==> flow/design.v <==
module Hq2x #(parameter LENGTH = 16, parameter HALF_DEPTH = 1, parameter DWIDTH = HALF_DEPTH ? 11 : 23)
(
	input             clk,
	input             ce_in,
	input  [DWIDTH:0] inputpixel,
	input             mono,
	input             disable_hq2x,
	input             reset_frame,
	input             reset_line,
	input             ce_out,
	input       [1:0] read_y,
	input             hblank,
	output [DWIDTH:0] outpixel
);
localparam AWIDTH = $clog2(LENGTH)-1;
localparam DWIDTH1 = DWIDTH+1;
function [5:0] hq_table;
	input [7:0] idx;
begin
	case (idx)
		8'd0: hq_table = 6'd19;
		8'd1: hq_table = 6'd19;
		8'd2: hq_table = 6'd26;
		8'd3: hq_table = 6'd11;
		8'd4: hq_table = 6'd19;
		8'd5: hq_table = 6'd19;
		8'd6: hq_table = 6'd26;
		8'd7: hq_table = 6'd11;
		8'd8: hq_table = 6'd23;
		8'd9: hq_table = 6'd15;
		8'd10: hq_table = 6'd47;
		8'd11: hq_table = 6'd35;
		8'd12: hq_table = 6'd23;
		8'd13: hq_table = 6'd15;
		8'd14: hq_table = 6'd55;
		8'd15: hq_table = 6'd39;
		8'd16: hq_table = 6'd19;
		8'd17: hq_table = 6'd19;
		8'd18: hq_table = 6'd26;
		8'd19: hq_table = 6'd58;
		8'd20: hq_table = 6'd19;
		8'd21: hq_table = 6'd19;
		8'd22: hq_table = 6'd26;
		8'd23: hq_table = 6'd58;
		8'd24: hq_table = 6'd23;
		8'd25: hq_table = 6'd15;
		8'd26: hq_table = 6'd35;
		8'd27: hq_table = 6'd35;
		8'd28: hq_table = 6'd23;
		8'd29: hq_table = 6'd15;
		8'd30: hq_table = 6'd7;
		8'd31: hq_table = 6'd35;
		8'd32: hq_table = 6'd19;
		8'd33: hq_table = 6'd19;
		8'd34: hq_table = 6'd26;
		8'd35: hq_table = 6'd11;
		8'd36: hq_table = 6'd19;
		8'd37: hq_table = 6'd19;
		8'd38: hq_table = 6'd26;
		8'd39: hq_table = 6'd11;
		8'd40: hq_table = 6'd23;
		8'd41: hq_table = 6'd15;
		8'd42: hq_table = 6'd55;
		8'd43: hq_table = 6'd39;
		8'd44: hq_table = 6'd23;
		8'd45: hq_table = 6'd15;
		8'd46: hq_table = 6'd51;
		8'd47: hq_table = 6'd43;
		8'd48: hq_table = 6'd19;
		8'd49: hq_table = 6'd19;
		8'd50: hq_table = 6'd26;
		8'd51: hq_table = 6'd58;
		8'd52: hq_table = 6'd19;
		8'd53: hq_table = 6'd19;
		8'd54: hq_table = 6'd26;
		8'd55: hq_table = 6'd58;
		8'd56: hq_table = 6'd23;
		8'd57: hq_table = 6'd15;
		8'd58: hq_table = 6'd51;
		8'd59: hq_table = 6'd35;
		8'd60: hq_table = 6'd23;
		8'd61: hq_table = 6'd15;
		8'd62: hq_table = 6'd7;
		8'd63: hq_table = 6'd43;
		8'd64: hq_table = 6'd19;
		8'd65: hq_table = 6'd19;
		8'd66: hq_table = 6'd26;
		8'd67: hq_table = 6'd11;
		8'd68: hq_table = 6'd19;
		8'd69: hq_table = 6'd19;
		8'd70: hq_table = 6'd26;
		8'd71: hq_table = 6'd11;
		8'd72: hq_table = 6'd23;
		8'd73: hq_table = 6'd61;
		8'd74: hq_table = 6'd35;
		8'd75: hq_table = 6'd35;
		8'd76: hq_table = 6'd23;
		8'd77: hq_table = 6'd61;
		8'd78: hq_table = 6'd51;
		8'd79: hq_table = 6'd35;
		8'd80: hq_table = 6'd19;
		8'd81: hq_table = 6'd19;
		8'd82: hq_table = 6'd26;
		8'd83: hq_table = 6'd11;
		8'd84: hq_table = 6'd19;
		8'd85: hq_table = 6'd19;
		8'd86: hq_table = 6'd26;
		8'd87: hq_table = 6'd11;
		8'd88: hq_table = 6'd23;
		8'd89: hq_table = 6'd15;
		8'd90: hq_table = 6'd51;
		8'd91: hq_table = 6'd35;
		8'd92: hq_table = 6'd23;
		8'd93: hq_table = 6'd15;
		8'd94: hq_table = 6'd51;
		8'd95: hq_table = 6'd35;
		8'd96: hq_table = 6'd19;
		8'd97: hq_table = 6'd19;
		8'd98: hq_table = 6'd26;
		8'd99: hq_table = 6'd11;
		8'd100: hq_table = 6'd19;
		8'd101: hq_table = 6'd19;
		8'd102: hq_table = 6'd26;
		8'd103: hq_table = 6'd11;
		8'd104: hq_table = 6'd23;
		8'd105: hq_table = 6'd61;
		8'd106: hq_table = 6'd7;
		8'd107: hq_table = 6'd35;
		8'd108: hq_table = 6'd23;
		8'd109: hq_table = 6'd61;
		8'd110: hq_table = 6'd7;
		8'd111: hq_table = 6'd43;
		8'd112: hq_table = 6'd19;
		8'd113: hq_table = 6'd19;
		8'd114: hq_table = 6'd26;
		8'd115: hq_table = 6'd11;
		8'd116: hq_table = 6'd19;
		8'd117: hq_table = 6'd19;
		8'd118: hq_table = 6'd26;
		8'd119: hq_table = 6'd58;
		8'd120: hq_table = 6'd23;
		8'd121: hq_table = 6'd15;
		8'd122: hq_table = 6'd51;
		8'd123: hq_table = 6'd35;
		8'd124: hq_table = 6'd23;
		8'd125: hq_table = 6'd61;
		8'd126: hq_table = 6'd7;
		8'd127: hq_table = 6'd43;
		8'd128: hq_table = 6'd19;
		8'd129: hq_table = 6'd19;
		8'd130: hq_table = 6'd26;
		8'd131: hq_table = 6'd11;
		8'd132: hq_table = 6'd19;
		8'd133: hq_table = 6'd19;
		8'd134: hq_table = 6'd26;
		8'd135: hq_table = 6'd11;
		8'd136: hq_table = 6'd23;
		8'd137: hq_table = 6'd15;
		8'd138: hq_table = 6'd47;
		8'd139: hq_table = 6'd35;
		8'd140: hq_table = 6'd23;
		8'd141: hq_table = 6'd15;
		8'd142: hq_table = 6'd55;
		8'd143: hq_table = 6'd39;
		8'd144: hq_table = 6'd19;
		8'd145: hq_table = 6'd19;
		8'd146: hq_table = 6'd26;
		8'd147: hq_table = 6'd11;
		8'd148: hq_table = 6'd19;
		8'd149: hq_table = 6'd19;
		8'd150: hq_table = 6'd26;
		8'd151: hq_table = 6'd11;
		8'd152: hq_table = 6'd23;
		8'd153: hq_table = 6'd15;
		8'd154: hq_table = 6'd51;
		8'd155: hq_table = 6'd35;
		8'd156: hq_table = 6'd23;
		8'd157: hq_table = 6'd15;
		8'd158: hq_table = 6'd51;
		8'd159: hq_table = 6'd35;
		8'd160: hq_table = 6'd19;
		8'd161: hq_table = 6'd19;
		8'd162: hq_table = 6'd26;
		8'd163: hq_table = 6'd11;
		8'd164: hq_table = 6'd19;
		8'd165: hq_table = 6'd19;
		8'd166: hq_table = 6'd26;
		8'd167: hq_table = 6'd11;
		8'd168: hq_table = 6'd23;
		8'd169: hq_table = 6'd15;
		8'd170: hq_table = 6'd55;
		8'd171: hq_table = 6'd39;
		8'd172: hq_table = 6'd23;
		8'd173: hq_table = 6'd15;
		8'd174: hq_table = 6'd51;
		8'd175: hq_table = 6'd43;
		8'd176: hq_table = 6'd19;
		8'd177: hq_table = 6'd19;
		8'd178: hq_table = 6'd26;
		8'd179: hq_table = 6'd11;
		8'd180: hq_table = 6'd19;
		8'd181: hq_table = 6'd19;
		8'd182: hq_table = 6'd26;
		8'd183: hq_table = 6'd11;
		8'd184: hq_table = 6'd23;
		8'd185: hq_table = 6'd15;
		8'd186: hq_table = 6'd51;
		8'd187: hq_table = 6'd39;
		8'd188: hq_table = 6'd23;
		8'd189: hq_table = 6'd15;
		8'd190: hq_table = 6'd7;
		8'd191: hq_table = 6'd43;
		8'd192: hq_table = 6'd19;
		8'd193: hq_table = 6'd19;
		8'd194: hq_table = 6'd26;
		8'd195: hq_table = 6'd11;
		8'd196: hq_table = 6'd19;
		8'd197: hq_table = 6'd19;
		8'd198: hq_table = 6'd26;
		8'd199: hq_table = 6'd11;
		8'd200: hq_table = 6'd23;
		8'd201: hq_table = 6'd15;
		8'd202: hq_table = 6'd51;
		8'd203: hq_table = 6'd35;
		8'd204: hq_table = 6'd23;
		8'd205: hq_table = 6'd15;
		8'd206: hq_table = 6'd51;
		8'd207: hq_table = 6'd39;
		8'd208: hq_table = 6'd19;
		8'd209: hq_table = 6'd19;
		8'd210: hq_table = 6'd26;
		8'd211: hq_table = 6'd11;
		8'd212: hq_table = 6'd19;
		8'd213: hq_table = 6'd19;
		8'd214: hq_table = 6'd26;
		8'd215: hq_table = 6'd11;
		8'd216: hq_table = 6'd23;
		8'd217: hq_table = 6'd15;
		8'd218: hq_table = 6'd51;
		8'd219: hq_table = 6'd35;
		8'd220: hq_table = 6'd23;
		8'd221: hq_table = 6'd15;
		8'd222: hq_table = 6'd7;
		8'd223: hq_table = 6'd35;
		8'd224: hq_table = 6'd19;
		8'd225: hq_table = 6'd19;
		8'd226: hq_table = 6'd26;
		8'd227: hq_table = 6'd11;
		8'd228: hq_table = 6'd19;
		8'd229: hq_table = 6'd19;
		8'd230: hq_table = 6'd26;
		8'd231: hq_table = 6'd11;
		8'd232: hq_table = 6'd23;
		8'd233: hq_table = 6'd15;
		8'd234: hq_table = 6'd51;
		8'd235: hq_table = 6'd35;
		8'd236: hq_table = 6'd23;
		8'd237: hq_table = 6'd15;
		8'd238: hq_table = 6'd7;
		8'd239: hq_table = 6'd43;
		8'd240: hq_table = 6'd19;
		8'd241: hq_table = 6'd19;
		8'd242: hq_table = 6'd26;
		8'd243: hq_table = 6'd11;
		8'd244: hq_table = 6'd19;
		8'd245: hq_table = 6'd19;
		8'd246: hq_table = 6'd26;
		8'd247: hq_table = 6'd11;
		8'd248: hq_table = 6'd23;
		8'd249: hq_table = 6'd15;
		8'd250: hq_table = 6'd7;
		8'd251: hq_table = 6'd35;
		8'd252: hq_table = 6'd23;
		8'd253: hq_table = 6'd15;
		8'd254: hq_table = 6'd7;
		8'd255: hq_table = 6'd43;
		default: hq_table = 6'd0;
	endcase
end
endfunction
wire [5:0] hqrule = hq_table(nextpatt);
reg [23:0] Prev0, Prev1, Prev2, Curr0, Curr1, Curr2, Next0, Next1, Next2;
reg [23:0] A, B, D, F, G, H;
reg  [7:0] pattern, nextpatt;
reg  [1:0] cyc;
reg  curbuf;
reg  prevbuf;
wire iobuf = !curbuf;
wire diff0, diff1;
DiffCheck diffcheck0(Curr1, (cyc == 0) ? Prev0 : (cyc == 1) ? Curr0 : (cyc == 2) ? Prev2 : Next1, diff0);
DiffCheck diffcheck1(Curr1, (cyc == 0) ? Prev1 : (cyc == 1) ? Next0 : (cyc == 2) ? Curr2 : Next2, diff1);
wire [7:0] new_pattern = {diff1, diff0, pattern[7:2]};
wire [23:0] X = (cyc == 0) ? A : (cyc == 1) ? Prev1 : (cyc == 2) ? Next1 : G;
wire [23:0] blend_result_pre;
Blend blender(clk, ce_in, disable_hq2x ? 6'd0 : hqrule, Curr0, X, B, D, F, H, blend_result_pre);
wire [DWIDTH:0] Curr20tmp;
wire     [23:0] Curr20 = HALF_DEPTH ? h2rgb(Curr20tmp) : Curr20tmp;
wire [DWIDTH:0] Curr21tmp;
wire     [23:0] Curr21 = HALF_DEPTH ? h2rgb(Curr21tmp) : Curr21tmp;
reg  [AWIDTH:0] wrin_addr2;
reg  [DWIDTH:0] wrpix;
reg             wrin_en;
function [23:0] h2rgb;
	input [11:0] v;
begin
	h2rgb = mono ? {v[7:0], v[7:0], v[7:0]} : {v[11:8],v[11:8],v[7:4],v[7:4],v[3:0],v[3:0]};
end
endfunction
function [11:0] rgb2h;
	input [23:0] v;
begin
	rgb2h = mono ? {4'b0000, v[23:20], v[19:16]} : {v[23:20], v[15:12], v[7:4]};
end
endfunction
hq2x_in #(.LENGTH(LENGTH), .DWIDTH(DWIDTH)) hq2x_in
(
	.clk(clk),
	.rdaddr(offs),
	.rdbuf0(prevbuf),
	.rdbuf1(curbuf),
	.q0(Curr20tmp),
	.q1(Curr21tmp),
	.wraddr(wrin_addr2),
	.wrbuf(iobuf),
	.data(wrpix),
	.wren(wrin_en)
);
reg     [AWIDTH+1:0] read_x;
reg     [AWIDTH+1:0] wrout_addr; 
reg                  wrout_en;
reg  [DWIDTH1*4-1:0] wrdata, wrdata_pre;
wire [DWIDTH1*4-1:0] outpixel_x4;
reg  [DWIDTH1*2-1:0] outpixel_x2;
assign outpixel = read_x[0] ? outpixel_x2[DWIDTH1*2-1:DWIDTH1] : outpixel_x2[DWIDTH:0];
hq2x_buf #(.NUMWORDS(LENGTH*2), .AWIDTH(AWIDTH+1), .DWIDTH(DWIDTH1*4-1)) hq2x_out
(
	.clock(clk),
	.rdaddress({read_x[AWIDTH+1:1],read_y[1]}),
	.q(outpixel_x4),
	.data(wrdata),
	.wraddress(wrout_addr),
	.wren(wrout_en)
);
always @(posedge clk) begin
	if(ce_out) begin
		if(read_x[0]) outpixel_x2 <= read_y[0] ? outpixel_x4[DWIDTH1*4-1:DWIDTH1*2] : outpixel_x4[DWIDTH1*2-1:0];
		if(~hblank & ~&read_x) read_x <= read_x + 1'd1;
		if(hblank) read_x <= 0;
	end
end
wire [DWIDTH:0] blend_result = HALF_DEPTH ? rgb2h(blend_result_pre) : blend_result_pre[DWIDTH:0];
reg [AWIDTH:0] offs;
reg old_reset_line;
reg old_reset_frame;
reg [3:0] wrdata_finished;
reg [AWIDTH+1:0] waddr;
always @(posedge clk) begin
	wrout_en <= 0;
	wrin_en  <= 0;
	if(ce_in) begin
		case(cyc)
			0: wrdata[DWIDTH:0]                   <= blend_result;
			1: wrdata[DWIDTH1+DWIDTH:DWIDTH1]     <= blend_result;
			2: wrdata[DWIDTH1*3+DWIDTH:DWIDTH1*3] <= blend_result;
			3: wrdata[DWIDTH1*2+DWIDTH:DWIDTH1*2] <= blend_result;
		endcase
		wrdata_finished <= wrdata_finished << 1;
		if(wrdata_finished[3]) begin
			wrout_en <= 1;
			wrout_addr <= waddr;
		end
		if(~&offs) begin
			if (cyc == 1) begin
				Prev2 <= Curr20;
				Curr2 <= Curr21;
				Next2 <= HALF_DEPTH ? h2rgb(inputpixel) : inputpixel;
				wrpix <= inputpixel;
				wrin_addr2 <= offs;
				wrin_en <= 1;
			end
			if(cyc==3) begin
				offs <= offs + 1'd1;
				waddr <= {offs, curbuf};
				wrdata_finished[0] <= 1;
			end
		end
		pattern <= new_pattern;
		if(cyc==3) begin
			nextpatt <= {new_pattern[7:6], new_pattern[3], new_pattern[5], new_pattern[2], new_pattern[4], new_pattern[1:0]};
			{A, G} <= {Prev0, Next0};
			{B, F, H, D} <= {Prev1, Curr2, Next1, Curr0};
			{Prev0, Prev1} <= {Prev1, Prev2};
			{Curr0, Curr1} <= {Curr1, Curr2};
			{Next0, Next1} <= {Next1, Next2};
		end else begin
			nextpatt <= {nextpatt[5], nextpatt[3], nextpatt[0], nextpatt[6], nextpatt[1], nextpatt[7], nextpatt[4], nextpatt[2]};
			{B, F, H, D} <= {F, H, D, B};
		end
		cyc <= cyc + 1'b1;
		if(old_reset_line && ~reset_line) begin
			old_reset_frame <= reset_frame;
			offs <= 0;
			cyc <= 0;
			curbuf <= ~curbuf;
			prevbuf <= curbuf;
			{Prev0, Prev1, Prev2, Curr0, Curr1, Curr2, Next0, Next1, Next2} <= '0;
			if(old_reset_frame & ~reset_frame) begin
				curbuf <= 0;
				prevbuf <= 0;
			end
		end
		old_reset_line  <= reset_line;
	end
end
endmodule
module hq2x_in #(parameter LENGTH = 16, parameter DWIDTH = 11, parameter AWIDTH = $clog2(LENGTH)-1)
(
	input            clk,
	input [AWIDTH:0] rdaddr,
	input            rdbuf0, rdbuf1,
	output[DWIDTH:0] q0,q1,
	input [AWIDTH:0] wraddr,
	input            wrbuf,
	input [DWIDTH:0] data,
	input            wren
);
wire  [DWIDTH:0] out0, out1;
assign q0 = rdbuf0 ? out1 : out0;
assign q1 = rdbuf1 ? out1 : out0;
hq2x_buf #(.NUMWORDS(LENGTH), .AWIDTH(AWIDTH), .DWIDTH(DWIDTH)) buf0(clk,data,rdaddr,wraddr,wren && (wrbuf == 0),out0);
hq2x_buf #(.NUMWORDS(LENGTH), .AWIDTH(AWIDTH), .DWIDTH(DWIDTH)) buf1(clk,data,rdaddr,wraddr,wren && (wrbuf == 1),out1);
endmodule
module hq2x_buf #(parameter NUMWORDS = 16, parameter AWIDTH = 3, parameter DWIDTH = 11)
(
	input                 clock,
	input      [DWIDTH:0] data,
	input      [AWIDTH:0] rdaddress,
	input      [AWIDTH:0] wraddress,
	input                 wren,
	output reg [DWIDTH:0] q
);
reg [DWIDTH:0] ram[0:NUMWORDS-1];
always_ff@(posedge clock) begin
	if(wren) ram[wraddress] <= data;
	q <= ram[rdaddress];
end
endmodule
module DiffCheck
(
	input [23:0] rgb1,
	input [23:0] rgb2,
	output       result
);
	wire [7:0] r = rgb1[7:1]   - rgb2[7:1];
	wire [7:0] g = rgb1[15:9]  - rgb2[15:9];
	wire [7:0] b = rgb1[23:17] - rgb2[23:17];
	wire [8:0] t = $signed(r) + $signed(b);
	wire [9:0] y = $signed(t) + $signed({g[7], g});
	wire [8:0] u = $signed(r) - $signed(b);
	wire [9:0] v = $signed({g, 1'b0}) - $signed(t);
	wire y_inside = (y < 10'h60 || y >= 10'h3a0);
	wire u_inside = (!u[8:4] || &u[8:4]);  
	wire v_inside = (v < 10'h18 || v >= 10'h3e8);
	assign result = !(y_inside && u_inside && v_inside);
endmodule
module Blend
(
	input         clk,
	input         clk_en,
	input   [5:0] rule,
	input  [23:0] E,
	input  [23:0] A,
	input  [23:0] B,
	input  [23:0] D,
	input  [23:0] F,
	input  [23:0] H,
	output reg [23:0] Result
);
	localparam BLEND1 = 7'b110_10_00;  
	localparam BLEND2 = 7'b100_10_10;  
	localparam BLEND3 = 7'b101_10_01;  
	localparam BLEND4 = 7'b110_01_01;  
	localparam BLEND5 = 7'b010_11_11;  
	localparam BLEND6 = 7'b111_00_00;  
	reg [23:0] a,b,d,e,h,f;
	reg  [3:0] bl_rule;
	reg  [1:0] df_rule;
	always @(posedge clk) if (clk_en) begin
		{bl_rule,df_rule} <= rule;
		a <= A; b <= B; d <= D; e <= E; f <= F; h <= H;
	end
	wire is_diff;
	DiffCheck diff_checker(df_rule[1] ? b : h, df_rule[0] ? d : f, is_diff);
	reg [23:0] i10,i20,i30;
	reg  [6:0] op0;
	always @(posedge clk) if (clk_en) begin
		i10 <= e;
		case({!is_diff, bl_rule})
		1,11,12,13,17: {op0, i20, i30} <= {BLEND1, a, 24'd0};
		      2,14,18: {op0, i20, i30} <= {BLEND1, d, 24'd0};
		      3,15,19: {op0, i20, i30} <= {BLEND1, b, 24'd0};
			4,20,24,27: {op0, i20, i30} <= {BLEND2, d, b};
			      5,21: {op0, i20, i30} <= {BLEND2, a, b};
			      6,22: {op0, i20, i30} <= {BLEND2, a, d};
		        25,29: {op0, i20, i30} <= {BLEND5, d, b};
			        26: {op0, i20, i30} <= {BLEND6, d, b};
			        28: {op0, i20, i30} <= {BLEND4, d, b};
			        30: {op0, i20, i30} <= {BLEND3, b, d};
			        31: {op0, i20, i30} <= {BLEND3, d, b};
		      default: {op0, i20, i30} <= {BLEND1, e, 24'd0}; 
		endcase
	end
	reg [23:0] i1,i2,i3;
	reg  [6:0] op;
	always @(posedge clk) if (clk_en) begin
		op <= op0; i1 <= i10; i2 <= i20; i3 <= i30;
	end
	function  [34:0] mul24x3;
		input  [23:0] op1;
		input   [2:0] op2;
	begin
		mul24x3 = 0;
		if(op2[0]) mul24x3 = mul24x3 + {op1[23:16], 4'b0000, op1[15:8], 4'b0000, op1[7:0]};
		if(op2[1]) mul24x3 = mul24x3 + {op1[23:16], 4'b0000, op1[15:8], 4'b0000, op1[7:0], 1'b0};
		if(op2[2]) mul24x3 = mul24x3 + {op1[23:16], 4'b0000, op1[15:8], 4'b0000, op1[7:0], 2'b00};
	end
	endfunction
	wire [35:0] res = {mul24x3(i1, op[6:4]), 1'b0} + mul24x3(i2, {op[3:2], !op[3:2]}) + mul24x3(i3, {op[1:0], !op[3:2]});
	always @(posedge clk) if (clk_en) Result <= {res[35:28],res[23:16],res[11:4]};
endmodule
## From RTL to reports: Hq2x

What the tools print for Hq2x, step after step.
Lines are those of the file above, counted from 1.
Operators carry their Yosys type and port widths (W data, S select, Z words).
Library cell names are shortened.
Not given: -

- Top: Hq2x
- Clock input: clk
- Cell library: sky130hd
- Corner: tt_025C_1v80

## Word level

Counts by Yosys on the flattened word-level netlist (proc, flatten, opt, wreduce; memories kept). Print and check cells are left out. Cells with the same type and inputs are merged into one.
Memory sizes are those after Yosys's memory passes, which may raise the word count (mostly to a power of two), join words into wider ones and drop unused or constant bits.

- Add/sub/neg operators: 32
- Mux-type cells: 63
- Magnitude comparators: 12
- Eq/ne operators: 29
- Reductions and logical operators: 57
- Bitwise logic cells: 8

Operators with widths:

| operator | count |
|---|---|
| $mux W24 | 31 |
| $mux W35 | 6 |
| $add A35 B34 Y35 | 3 |
| $add A32 B33 Y34 | 3 |
| $mux W32 | 3 |
| $add A36 B35 Y36 | 2 |
| $sub A7 B7 Y8 | 9 |
| $pmux W24 S3 | 1 |
| $mux W12 | 6 |
| $eq A5 B5 Y1 const B | 14 |
| $ge A10 B10 Y1 const B | 6 |
| $pmux W24 S2 | 1 |
| $mux W48 | 1 |
| $pmux W7 S5 | 1 |
| $lt A10 B5 Y1 const B | 3 |
| $lt A10 B7 Y1 const B | 3 |
| $add A9 B8 Y10 | 3 |
| $sub A9 B9 Y10 | 3 |
| $add A8 B8 Y9 | 3 |
| $sub A8 B8 Y9 | 3 |
| $eq A5 B4 Y1 const B | 5 |
| $reduce_and A5 Y1 | 4 |
| $reduce_and A2 Y1 | 9 |
| $mux W4 | 4 |
| $eq A5 B3 Y1 const B | 3 |
| $logic_not A5 Y1 | 3 |
| $reduce_or A12 Y1 | 1 |
| $reduce_and A3 Y1 | 4 |

Not listed: further kinds 25, cells in them 63.

- Input port bits: 22
- Clocked read ports x word width: 78
- Register bits after elaboration: 821
- Memory cells: 4
- Memory bits (read-only): 1536
- Bits in writable memories: 1920

Memory list:

| memory | words | bits a word | read ports | write ports | line | text |
|---|---|---|---|---|---|---|
| (name not given) | 256 | 6 | 1 | 0 | 20 | `case (idx)` |
| hq2x_out.ram | 32 | 48 | 1 | 1 | 442 | `reg [DWIDTH:0] ram[0:NUMWORDS-1];` |
| hq2x_in.buf0.ram | 16 | 12 | 1 | 1 | 442 |  |
| hq2x_in.buf1.ram | 16 | 12 | 1 | 1 | 442 |  |

## Longest topological paths

Yosys ltp: most cells in a row. Word level: on the elaborated netlist, between registers, memories and ports. Mapped: between sequential cells and ports; inverters and the memories' decode and read muxes count.

- Depth in word-level cells: 13
- ABC_AREA: 0
- Depth in mapped cells: 32

## Netlist

The flow's flattened synthesis, as Yosys stat reports it; memories are mapped. The netlist is that of the ABC_AREA named above (0 if unset); the other value can give another one.
The area totals of this step are shown rounded.

- Cells in the netlist: 6951
- Area of sequential cells: 83430 um^2
- Flip-flop cells: 2803
- Synthesis area: 121900 um^2

Cells by type:

| cell type | count | area in all (um^2) |
|---|---|---|
| edfxtp_1 | 2729 | 8.19E+04 |
| mux4_2 | 600 | 1.35E+04 |
| ha_1 | 343 | 4.29E+03 |
| mux2_2 | 270 | 3.04E+03 |
| a21oi_1 | 316 | 1.58E+03 |
| and2_1 | 237 | 1.48E+03 |
| dfxtp_1 | 74 | 1.48E+03 |
| mux2i_1 | 146 | 1.46E+03 |
| fa_1 | 64 | 1.28E+03 |
| xnor2_1 | 136 | 1.19E+03 |
| nor2_1 | 315 | 1.18E+03 |
| o21ai_0 | 227 | 1136.09 |
| inv_1 | 276 | 1.04E+03 |
| clkbuf_1 | 261 | 979.69 |
| a21o_1 | 92 | 690.662 |
| nand2_1 | 168 | 630.605 |
| xor2_1 | 67 | 586.813 |
| o21bai_1 | 73 | 548.026 |

Other cell types: 60; their cells: 557.
The figures by module come from a second, unflattened synthesis with its own total; it is not the netlist above.

- Cells (unflattened synthesis): 8209
- Area total of the unflattened synthesis: 125200 um^2

Rows give one instance, submodules left out.

By module:

| module | sequential area (um^2) | area (um^2) | cells | times used |
|---|---|---|---|---|
| hq2x_buf | 47090 | 60720 | 3365 | 1 |
| Hq2x | 14900 | 21880 | 1548 | 1 |
| Blend | 9970 | 20700 | 1758 | 1 |
| hq2x_buf | 6006 | 7600 | 329 | 2 |
| DiffCheck | 0.0 | 2097 | 284 | 3 |
| hq2x_in | 0.0 | 380.4 | 28 | 1 |

## Timing after synthesis

Source: OpenSTA report_checks on the synthesized netlist (no wires, ideal clock, input and output delay 20% of the period each), path of least setup slack; recovery checks are left aside. Register names are those of the netlist, which keeps one name where synthesis merged equal registers.

- Path kind: input port to flip-flop
- From: in ce_in
- To: reg Curr0[0]
- Slack: 837 ps
- Arrival time: 6636 ps
- Path buffers: 0
- Path delay: 5563 ps
- Stages: 2
- Time at the first pin: 1600 ps
- Clock period: 8000 ps
- Input delay: 1600 ps
- Synthesis period reached: 7163 ps

"path delay" = arrival - input delay + setup time.
"stages" counts driving pins, that of a launching flip-flop among them; a cell with two outputs on the path counts twice.
"synthesis period reached" = period - worst setup slack (recovery checks aside). The figure is calculated, with input and output delays left at 20% of the set period.
The rows between start and end are the longest chain of elaborated cells between them; the timing report does not say that the signal goes this way. Where chains are equally long, one stands for them.
A line is the first line of the expression or statement that the cell stems from. Yosys adds cells for indexed reads and writes and turns some case tables into memories.

- Cell sequence: and2_1 nand2b_1
- Cells in the longest elaborated chain: 1
- Elaborated cells between the ends (all ways): 1
- Source lines of those cells: 0
- Those cells by class: reduce/logical: 1

Ends and longest elaborated chain, after synthesis:

| element | line | text |
|---|---|---|
| start: declaration | 4 | `input ce_in,` |
| $reduce_and A2 Y1 | - |  |
| end: declaration | 282 | `reg [23:0] Prev0, Prev1, Prev2, Curr0, Curr1, Curr2, Next0, Next1, Next2;` |

## Timing after layout

From the final timing report of run A: the path of least setup slack in the routed layout; clock arrival at registers is part of the times.
The path's times are printed in steps of 10 ps; the period is the one set.

- Path kind: flip-flop to flip-flop
- From: reg blender.op[3]
- To: reg blender.Result[19]
- Time at the first pin: 930 ps
- Arrival time: 7520 ps
- Path buffers: 2
- Stages: 29
- Slack: 420 ps
- Clock period: 7210 ps

The rows between start and end are the longest chain of elaborated cells between them; the timing report does not say that the signal goes this way. Where chains are equally long, one stands for them.

- Cell sequence: edfxtp_1 buf_4 nor3_1 ha_1 fa_1 xor2_1 a21o_1 ha_1 a21o_1 a21oi_1 o21bai_1 a21oi_1 o21bai_1 a21oi_1 xnor2_1 mux2i_1 fa_1 inv_1 ha_1 nand4_1 o22ai_1 a211oi_1 o21ai_1 a41o_1 o311ai_0 buf_4 o21ai_0 a2111o_1 nand3_1
- Cells in the longest elaborated chain: 8
- Elaborated cells between the ends (all ways): 13
- Source lines of those cells: 4
- Those cells by class: add/sub: 6; mux: 6; reduce/logical: 1

Ends and longest elaborated chain, post-layout:

| element | line | text |
|---|---|---|
| start: declaration | 514 | `reg [6:0] op;` |
| start: assignment | 516 | `op <= op0; i1 <= i10; i2 <= i20; i3 <= i30;` |
| $logic_not A2 Y1 | 528 | `wire [35:0] res = {mul24x3(i1, op[6:4]), 1'b0} + mul24x3(i2, {op[3:2], !op[3:2]}) + mul24x3(i3, {op[1:0], !op[ ...` |
| $mux W32 | 523 | `if(op2[0]) mul24x3 = mul24x3 + {op1[23:16], 4'b0000, op1[15:8], 4'b0000, op1[7:0]};` |
| $add A32 B33 Y34 | 524 | `if(op2[1]) mul24x3 = mul24x3 + {op1[23:16], 4'b0000, op1[15:8], 4'b0000, op1[7:0], 1'b0};` |
| $mux W35 | 524 |  |
| $add A35 B34 Y35 | 525 | `if(op2[2]) mul24x3 = mul24x3 + {op1[23:16], 4'b0000, op1[15:8], 4'b0000, op1[7:0], 2'b00};` |
| $mux W35 | 525 |  |
| $add A36 B35 Y36 (2 in a row) | 528 |  |
| end: assignment | 529 | `always @(posedge clk) if (clk_en) Result <= {res[35:28],res[23:16],res[11:4]};` |
| end: declaration | 477 | `output reg [23:0] Result` |

Wiki page: Hq2x / flow data

Flow measurements of Hq2x on sky130hd: 4 stored runs with different settings, listed in no order. Input and output delays are each 20% of the period that was set; the output load is 0.01 pF.
By "power consumption" is meant OpenSTA's value without simulated activity: inputs other than the clock are taken to toggle once in ten clock periods, and the tool carries that through the logic.
The measured numbers are rounded.

### Run A

Settings: `CORE_UTILIZATION=52`, `PLACE_DENSITY=0.6`, `period_ns=7.21`, `CAP_MARGIN=20`, `CORE_MARGIN=2`, `SLEW_MARGIN=20`

- Chip area in the Yosys report: 121900 um^2
- Worst slack on setup checks: 415 ps
- Die area: 238300 um^2
- Area of the standard cells in the finished layout: 136700 um^2
- Power consumption: 0.04383 W

### Run B

Settings: `CAP_MARGIN=20`, `CELL_PAD_IN_SITES_DETAIL_PLACEMENT=2`, `CELL_PAD_IN_SITES_GLOBAL_PLACEMENT=2`, `CORE_UTILIZATION=64`, `CTS_CLUSTER_DIAMETER=223`, `MAX_ROUTING_LAYER=met5`, `MIN_ROUTING_LAYER=met2`, `SETUP_SLACK_MARGIN=0.48`, `SLEW_MARGIN=40`, `TNS_END_PERCENT=10`, `period_ns=8.0`, `CORE_MARGIN=2`

Incomplete, placement halted on DPL-0033.

### Run C

Settings: `CAP_MARGIN=20`, `CELL_PAD_IN_SITES_DETAIL_PLACEMENT=2`, `CELL_PAD_IN_SITES_GLOBAL_PLACEMENT=2`, `CORE_UTILIZATION=64`, `CTS_CLUSTER_DIAMETER=223`, `CTS_CLUSTER_SIZE=36`, `GPL_TIMING_DRIVEN=0`, `MAX_ROUTING_LAYER=met5`, `MIN_ROUTING_LAYER=met2`, `SETUP_SLACK_MARGIN=0.48`, `SLEW_MARGIN=40`, `TNS_END_PERCENT=10`, `period_ns=8.0`, `CORE_MARGIN=2`

Incomplete, placement halted on DPL-0033.

### Run D

Settings: `CELL_PAD_IN_SITES_DETAIL_PLACEMENT=0`, `CORE_ASPECT_RATIO=0.79`, `CORE_UTILIZATION=53`, `CTS_CLUSTER_DIAMETER=276`, `CTS_CLUSTER_SIZE=39`, `MAX_ROUTING_LAYER=met5`, `MIN_ROUTING_LAYER=met1`, `PLACE_DENSITY_LB_ADDON=0.06`, `period_ns=4.6`, `CAP_MARGIN=20`, `CORE_MARGIN=2`, `SLEW_MARGIN=20`

- Chip area in the Yosys report: 121900 um^2
- Worst slack on setup checks: -1430 ps
- Die area: 233900 um^2
- Area of the standard cells in the finished layout: 138500 um^2
- Power consumption: 0.06239 W
